==> flow/design.v <==
`timescale 1ns/10ps
module  ATCONV(
	input		clk,
	input		reset,
	output 	    busy,	
	input		ready,	
	output reg	[11:0]	iaddr,
	input signed [12:0]	idata,
	output	reg 	cwr,
	output  reg	[11:0]	caddr_wr,
	output reg 	[12:0] 	cdata_wr,
	output	reg 	crd,
	output reg	[11:0] 	caddr_rd,
	input 	[12:0] 	cdata_rd,
	output reg 	csel
	);
	reg [2:0] cur_state, next_state;
	localparam IDLE = 3'd0;
	localparam READ_IMAGE = 3'd1;
	localparam WRITE_MEM0 = 3'd2;
	localparam READ_MEM0 = 3'd3;
	localparam WRITE_MEM1 = 3'd4;
	localparam FINISH = 3'd5;
	reg [5:0] col, row;
	reg [4:0] tempX_L0, tempY_L0;
	reg [3:0] cnt;
	wire [3:0] is_pad;
	assign is_pad[0] = (col < 6'd2);
	assign is_pad[1] = (col > 6'd61);
	assign is_pad[2] = (row < 6'd2);
	assign is_pad[3] = (row > 6'd61);
	assign busy = !(cur_state == FINISH || cur_state == IDLE);
    reg signed [12:0] kernal;
	reg signed [29:0] conv_sum;
	reg [12:0] max;
	always @(posedge clk or posedge reset) begin
		if(reset) cur_state <= IDLE; 
		else cur_state <= next_state;
	end
	always @(*) begin
		case(cur_state)
			IDLE: begin
				if(ready == 1'b1) next_state = READ_IMAGE;
				else next_state = IDLE;
			end
			READ_IMAGE: begin
				if(cnt == 4'd11) next_state = WRITE_MEM0;
				else next_state = READ_IMAGE;
			end
			WRITE_MEM0: begin
				if(row == 6'd63 && col == 6'd63) next_state = READ_MEM0;
				else next_state = READ_IMAGE;
			end
			READ_MEM0: begin
				if(cnt == 4'd5) next_state = WRITE_MEM1;
				else next_state = READ_MEM0;
			end
			WRITE_MEM1: begin
				if(row == 6'd62 && col == 6'd62) next_state = FINISH;
				else next_state = READ_MEM0;
			end
			FINISH: begin
				next_state = IDLE;
			end
			default: begin
				next_state = IDLE;
			end
		endcase
	end
	always @(posedge clk or posedge reset) begin
		if(reset) begin
			col <= 6'd0;
			row <= 6'd0;
			cnt <= 4'd0;
			tempX_L0 <= 5'd0;
			tempY_L0 <= 5'd0;
			csel <= 1'b0;
			cwr <= 1'b0;
			crd <= 1'b0;
			max <= 13'd0;
			iaddr <= 12'd0;
			caddr_rd <= 12'd0;
			caddr_wr <= 12'd0;
			cdata_wr <= 13'd0;
		end
		else begin
			case(cur_state)
				READ_IMAGE: begin
					case(cnt)
						4'd0: begin   
							case({is_pad[2], is_pad[0]})
								2'b00: iaddr <= {row-6'd2, col-6'd2};
								2'b01: iaddr <= {row-6'd2, 6'd0};
								2'b10: iaddr <= {6'd0, col-6'd2};
								2'b11: iaddr <= {6'd0, 6'd0};
						    endcase
							conv_sum <= 30'd0;
						end
						4'd1: begin   
							if(is_pad[2] == 1'b1) iaddr <= {6'd0, col};
							else iaddr <= {row-6'd2, col};
							conv_sum <= $signed(idata) * kernal;
						end
						4'd2: begin   
							case({is_pad[2], is_pad[1]})
								2'b00: iaddr <= {row-6'd2, col+6'd2};
								2'b01: iaddr <= {row-6'd2, 6'd63};
								2'b10: iaddr <= {6'd0, col+6'd2};
								2'b11: iaddr <= {6'd0, 6'd63};
							endcase
							conv_sum <= conv_sum + $signed(idata) * kernal;
						end
						4'd3: begin   
							if(is_pad[0] == 1'b1) iaddr <= {row, 6'd0};
							else iaddr <= {row, col-6'd2};
							conv_sum <= conv_sum + $signed(idata) * kernal;
						end
						4'd4: begin   
							iaddr <= {row, col};
							conv_sum <= conv_sum + $signed(idata) * kernal;
						end
						4'd5: begin   
							if(is_pad[1] == 1'b1) iaddr <= {row, 6'd63};
							else iaddr <= {row, col+6'd2};
							conv_sum <= conv_sum + $signed(idata) * kernal;
						end
						4'd6: begin   
							case({is_pad[3], is_pad[0]})
								2'b00: iaddr <= {row+6'd2, col-6'd2};
								2'b01: iaddr <= {row+6'd2, 6'd0};
								2'b10: iaddr <= {6'd63, col-6'd2};
								2'b11: iaddr <= {6'd63, 6'd0};
							endcase
							conv_sum <= conv_sum + $signed(idata) * kernal;
						end
						4'd7: begin   
							if(is_pad[3] == 1'b1) iaddr <= {6'd63, col};
							else iaddr <= {row+6'd2, col};
							conv_sum <= conv_sum + $signed(idata) * kernal;
						end
						4'd8: begin   
							case({is_pad[3], is_pad[1]})
								2'b00: iaddr <= {row+6'd2, col+6'd2};
								2'b01: iaddr <= {row+6'd2, 6'd63};
								2'b10: iaddr <= {6'd63, col+6'd2};
								2'b11: iaddr <= {6'd63, 6'd63};
							endcase
							conv_sum <= conv_sum + $signed(idata) * kernal;
						end
						4'd9: begin
							conv_sum <= conv_sum + $signed(idata) * kernal;
						end
						4'd10: begin
							conv_sum <= conv_sum + $signed(13'h1FF4);
						end
						4'd11: begin
							caddr_wr <= {row, col};
							cdata_wr <= (conv_sum[16] || conv_sum[16:4] <= 13'd11)? 13'd0 : conv_sum[16:4]-13'd11;
						end
					endcase
					if(cnt == 11) begin
						cnt <= 4'd0;
						cwr <= 1'b1;
						csel <= 1'b0;
					end
					else 
						cnt <= cnt + 4'd1;
				end
				WRITE_MEM0: begin
					cwr <= 1'b0;
					if(col == 6'd63) begin
						col <= 6'd0;
						row <= row + 6'd1;
					end
					else 
						col <= col + 6'd1;
					if(row == 6'd63 && col == 6'd63) begin
						row <= 6'd0;
						col <= 6'd0;
						cwr <= 1'b0;
						crd <= 1'b1;
						csel <= 1'b0;
					end
				end
				READ_MEM0: begin
					case(cnt)
						4'd0: begin
							caddr_rd <= {row, col};
							max <= 13'd0;
						end
						4'd1: begin
							caddr_rd <= {row, col+6'd1};
							max <= cdata_rd;
						end
						4'd2: begin
							caddr_rd <= {row+6'd1, col};
							max <= (max > cdata_rd)? max : cdata_rd; 
						end
						4'd3: begin
							caddr_rd <= {row+6'd1, col+6'd1};
							max <= (max > cdata_rd)? max : cdata_rd; 
						end
						4'd4: begin
							max <= (max > cdata_rd)? max : cdata_rd;
						end
						4'd5: begin 
							caddr_wr <= {tempY_L0, tempX_L0};
							if(max != 13'd0) begin
								if(max[3:0] != 13'd0) cdata_wr <= (max[12:4] + 1) << 4;
								else cdata_wr <= max[12:4] << 4;
							end
							else 
								cdata_wr <= 13'd0;
						end
					endcase
					if(cnt == 4'd5) begin
						cnt <= 4'd0;
						cwr <= 1'b1;
						crd <= 1'b0;
						csel <= 1'b1;
					end
					else 
						cnt <= cnt + 4'd1;
				end
				WRITE_MEM1: begin
					if(tempX_L0 == 5'd31) begin
						tempY_L0 <= tempY_L0 + 5'd1;
						tempX_L0 <= 5'd0;
					end
					else 
						tempX_L0 <= tempX_L0 + 5'd1;
					if(col == 6'd62) begin
						col <= 6'd0;
						row <= row + 6'd2;
					end
					else
						col <= col + 6'd2;
					if(row == 6'd62 && col == 6'd62) begin
						cwr <= 1'b0;
						crd <= 1'b0;
						csel <= 1'b0;
					end
					else begin
						cwr <= 1'b0;
						crd <= 1'b1;
						csel <= 1'b0;
					end
				end
				FINISH: begin
					row <= 6'd0;
					col <= 6'd0;
					tempX_L0 <= 5'd0;
					tempY_L0 <= 5'd0;
				end
			endcase
		end
	end
	always @(*) begin
		case(cnt)
			4'd1: kernal = 13'h1FFF;
			4'd2: kernal = 13'h1FFE;
			4'd3: kernal = 13'h1FFF;
			4'd4: kernal = 13'h1FFC;
			4'd5: kernal = 13'h0010;
			4'd6: kernal = 13'h1FFC;
			4'd7: kernal = 13'h1FFF;
			4'd8: kernal = 13'h1FFE;
			4'd9: kernal = 13'h1FFF;
			default: kernal = 13'h0;
		endcase
	end
endmodule
* Step by step through the tools: ATCONV *
Tool output for the design above, in the order of the flow.
Lines are those of the file above, counted from 1.
Operators carry their Yosys type and port widths (W data, S select, Z words).
Cell names lack the library's common part.
Not given: -

set-up
  top module = ATCONV
  clock port = clk
  cell library = sky130hd
  library corner = tt_025C_1v80

* Word level *
Yosys after proc, flatten, opt, wreduce and memory -nomap, before mapping. Memory bits, and registers merged into a memory's read port (data or address), are not among the register bits. Print and check cells are not counted. Equal cells are merged and count once.
Yosys's memory passes give these memory sizes; they may raise the number of words (mostly to a power of two), join words into wider ones and drop unused or constant bits.

storage and ports
  bits in writable memories = 0
  bits in read-only memories = 208
  memory cells = 1
  output and inout port bits = 53
  word width x clocked read ports = 0
  bits in latches = 0
  register bits after elaboration = 124

cells by class
  eq/ne operators = 40
  order comparisons = 6
  add/sub/neg operators = 13
  multiply operators = 1
  divide/modulo/power cells = 0
  shift-type cells = 0
  multiplexer cells = 53
  reduce/logical cells = 36
  bitwise gates (word level) = 1

memory list
  memory           words  width  read ports  wr ports  RTL line  RTL
  (no name shown)  16     13     1           0         259       case(cnt)

operator list
  kind                     count
  $mul A13 B13 Y26         1
  $pmux W12 S4             5
  $pmux W30 S4             1
  $pmux W12 S9             1
  $mux W13                 6
  $mux W12                 4
  $mux W6                  8
  $pmux W13 S3             1
  $pmux W6 S3              2
  $add A30 B26 Y30         1
  $add A30 B5 Y30 const B  1
  $pmux W13 S2             1
  $eq A6 B6 Y1 const B     4
  $pmux W12 S2             1
  $pmux W5 S2              2
  $reduce_and A3 Y1        6
  $eq A2 B2 Y1 const B     8
  $eq A4 B3 Y1 const B     4
  $eq A4 B4 Y1 const B     4
  $reduce_bool A4 Y1       4
  $pmux W3 S5              1
  $gt A13 B13 Y1           1
  $sub A13 B4 Y13 const B  1
  $le A13 B4 Y1 const B    1
  $reduce_bool A13 Y1      1
  $ne A2 B2 Y1 const B     6
  $add A6 B1 Y6 const B    2
  $add A6 B2 Y6 const B    2

Other operator kinds: 38; their cells: 70.

* Depth *
Yosys ltp: most cells in a row. Word level: on the elaborated netlist, between registers, memories and ports. Mapped: between sequential cells and ports; inverters and the memories' decode and read muxes count.

depth
  word-level depth = 5
  ABC_AREA = 0
  gate-level depth with buffers = 33
  gate-level depth less buffers = 33

* Mapped cells and area *
The flow's flattened synthesis, as Yosys stat reports it; memories are mapped. The netlist is that of the ABC_AREA named above (0 if unset); the other value can give another one.

synthesis totals
  buffer cells = 65
  mapped cells = 1326
  flip-flops = 114
  sequential part of the area = 2939.1 µm²
  mapped area = 11641.2 µm²

cell types
  cell      count  total area (µm²)
  dfrtp_1   96     2.4E+03
  ha_1      125    1564
  fa_1      66     1.32E+03
  inv_1     143    536.765
  edfxtp_1  17     510.49
  nand2_1   127    476.707
  xnor2_1   53     464.195
  o21ai_0   80     400.384
  a21oi_1   79     395.379
  mux2i_1   36     360.346
  nor2_1    78     292.781
  clkbuf_1  61     228.97
  xor2_1    23     201.443
  and2_1    31     193.936
  a21o_1    21     157.651
  nor3_1    29     145.139
  nand2b_1  22     137.632
  nor2b_1   21     131.376

Other cell types: 57; their cells: 218.

* Path before layout *
Path of least setup slack by OpenSTA after synthesis, without wires, with an ideal clock, recovery checks aside; 20% of the period is set as input and as output delay. Where synthesis merged equal registers, the netlist keeps one of their names.

timing post-synthesis
  kind = in2reg
  start point = input idata[4]
  end point = register conv_sum[16]
  arrival time = 7.906 ns
  period = 10.0 ns
  setup time = 0.265 ns
  launch time at the first pin = 2.000 ns
  buffers on the path = 2
  path delay = 6.171 ns
  path slack = 1.829 ns
  stages on the path = 28
  synthesis period reached = 8.171 ns

"path delay" is the arrival time less input delay plus setup time.
"stages on the path": output pins that drive a net of the path, with the launching flip-flop's if there is one; two outputs of one cell count as two.
"synthesis period reached" = period - worst setup slack (recovery checks aside). The figure is calculated, with input and output delays left at 20% of the set period.
Between the ends stands the longest chain of elaborated cells between them, by number of cells; it is not shown to be the way that was timed. Of several equally long chains one is given.
A line is the first line of the expression or statement that the cell stems from. Yosys adds cells for indexed reads and writes and turns some case tables into memories.
At most two assigning lines are given for a register; there are more.

between the ends, post-synthesis
  cell sequence = clkbuf_1 clkbuf_1 xnor2_1 nor2_1 ha_1 inv_1 fa_1 inv_1 fa_1 ha_1 fa_1 ha_1 ha_1 nor2b_1 o21ai_0 nand2_1 a21o_1 a21o_1 a21o_1 a21oi_1 xnor2_1 ha_1 or3_1 o21ba_2 a21o_1 a21oi_1 xor2_1 o21ai_1
  cells in the longest elaborated chain = 3
  elaborated cells between the ends (all ways) = 3
  classes of those cells = add/sub: 1; mul: 1; mux: 1

RTL lines, path post-synthesis
  what              RTL line  RTL
  start, declared   8         input signed [12:0] idata,
  $mul A13 B13 Y26  151       conv_sum <= conv_sum + $signed(idata) * kernal;
  $add A30 B26 Y30  151
  $pmux W30 S4      89        case(cnt)
  end, assigned     102       conv_sum <= $signed(idata) * kernal;
  end, assigned     111       conv_sum <= conv_sum + $signed(idata) * kernal;
  end, declared     34        reg signed [29:0] conv_sum;

* Worst path after layout *
Path of least setup slack in the final report of run 1 (OpenROAD, finished layout, wires in). Where an end is a register, its clock arrival counts in the times.

timing after layout
  kind = in2reg
  start point = input idata[9]
  end point = register conv_sum[15]
  path slack = 1.71 ns
  stages on the path = 21
  buffers on the path = 1
  arrival time = 8.43 ns
  setup time = 0.29 ns
  launch time at the first pin = 2.00 ns
  period = 10.0 ns

Between the ends stands the longest chain of elaborated cells between them, by number of cells; it is not shown to be the way that was timed. Of several equally long chains one is given.
At most two assigning lines are given for a register; there are more.

between the ends, after layout
  cell sequence = clkdlybuf4s50_1 nand2_1 fa_1 fa_1 inv_1 fa_1 fa_1 fa_1 inv_1 fa_1 inv_1 ha_1 nand3_1 a211oi_1 a2111oi_4 xnor2_1 ha_1 a21oi_1 o22ai_1 a222oi_1 o221ai_1
  cells in the longest elaborated chain = 3
  elaborated cells between the ends (all ways) = 3
  classes of those cells = add/sub: 1; mul: 1; mux: 1

RTL lines, path after layout
  what              RTL line  RTL
  start, declared   8         input signed [12:0] idata,
  $mul A13 B13 Y26  151       conv_sum <= conv_sum + $signed(idata) * kernal;
  $add A30 B26 Y30  151
  $pmux W30 S4      89        case(cnt)
  end, assigned     102       conv_sum <= $signed(idata) * kernal;
  end, assigned     111       conv_sum <= conv_sum + $signed(idata) * kernal;
  end, declared     34        reg signed [29:0] conv_sum;

Hand-over note for ATCONV

Module ATCONV, platform sky130hd: 2 stored runs of the flow (Yosys, OpenROAD) with differing settings, in no particular order. Input and output delays are each 20% of the period that was set; the output load is 0.01 pF.
By "achieved clock period" is meant the clock period of the run minus its worst setup slack. This is arithmetic on one report: input and output delays are still those of the set period (20% each).
"worst setup path time" is the time allowed to the run's worst setup path (the clock period less input and output delay, where it has them) less its slack. Clock arrival times count: a late capture clock shortens it, a late launch clock lengthens it.

Run 1
==> flow/run.sh <==
#!/bin/bash
# the make line also repeats the synthesis and layout settings of config.mk as NAME=value (left out here)
make -C /OpenROAD-flow-scripts/flow DESIGN_CONFIG=/design/flow/config.mk WORK_HOME=/design/flow/orfs CLKGATE_MAP_FILE= finish
==> flow/config.mk <==
export PLATFORM = sky130hd
export DESIGN_NAME = ATCONV
export DESIGN_NICKNAME = ATCONV
export VERILOG_FILES = /design/flow/design.v
export SDC_FILE = /design/flow/constraint.sdc
export NUM_CORES = 4
export LEC_CHECK = 0
export ABC_AREA = 0
export CAP_MARGIN = 20
export CELL_PAD_IN_SITES_GLOBAL_PLACEMENT = 1
export CORE_ASPECT_RATIO = 0.84
export CORE_MARGIN = 2
export CORE_UTILIZATION = 22
export CTS_CLUSTER_DIAMETER = 245
export GPL_ROUTABILITY_DRIVEN = 0
export MAX_ROUTING_LAYER = met4
export MIN_ROUTING_LAYER = met2
export SETUP_SLACK_MARGIN = 1.37
export SLEW_MARGIN = 20
export TNS_END_PERCENT = 15
==> flow/constraint.sdc <==
create_clock -name core_clock -period 10.0 [get_ports {clk}]
set_input_delay 2.0000 -clock core_clock [delete_from_list [all_inputs] [get_ports {clk}]]
set_output_delay 2.0000 -clock core_clock [all_outputs]
set_load 0.01 [all_outputs]

==> results of run 1 <==
chip area after synthesis (Yosys): 11641.2 µm²
die area: 54777.2 µm²
standard-cell area of the final layout: 13785.7 µm²
utilization: 0.263
worst setup slack after layout: 1.710 ns
total negative slack: 0.000 ns
worst hold slack: 0.479 ns
achieved clock period: 8.290 ns
worst setup path time: 6.29 ns
worst setup path kind: in2reg

Run 2
==> flow/run.sh <==
#!/bin/bash
# the make line also repeats the synthesis and layout settings of config.mk as NAME=value (left out here)
make -C /OpenROAD-flow-scripts/flow DESIGN_CONFIG=/design/flow/config.mk WORK_HOME=/design/flow/orfs CLKGATE_MAP_FILE= finish
==> flow/config.mk <==
export PLATFORM = sky130hd
export DESIGN_NAME = ATCONV
export DESIGN_NICKNAME = ATCONV
export VERILOG_FILES = /design/flow/design.v
export SDC_FILE = /design/flow/constraint.sdc
export NUM_CORES = 4
export LEC_CHECK = 0
export CAP_MARGIN = 20
export CORE_MARGIN = 2
export CORE_UTILIZATION = 40
export SLEW_MARGIN = 20
==> flow/constraint.sdc <==
create_clock -name core_clock -period 4.85 [get_ports {clk}]
set_input_delay 0.9700 -clock core_clock [delete_from_list [all_inputs] [get_ports {clk}]]
set_output_delay 0.9700 -clock core_clock [all_outputs]
set_load 0.01 [all_outputs]

==> results of run 2 <==
chip area after synthesis (Yosys): 11641.2 µm²
die area: 30483.4 µm²
standard-cell area of the final layout: 15592.5 µm²
utilization: 0.543
worst setup slack after layout: -1.922 ns
total negative slack: -14.802 ns
worst hold slack: 0.473 ns
achieved clock period: 6.772 ns
worst setup path time: 5.80 ns
worst setup path kind: in2reg

End of note.
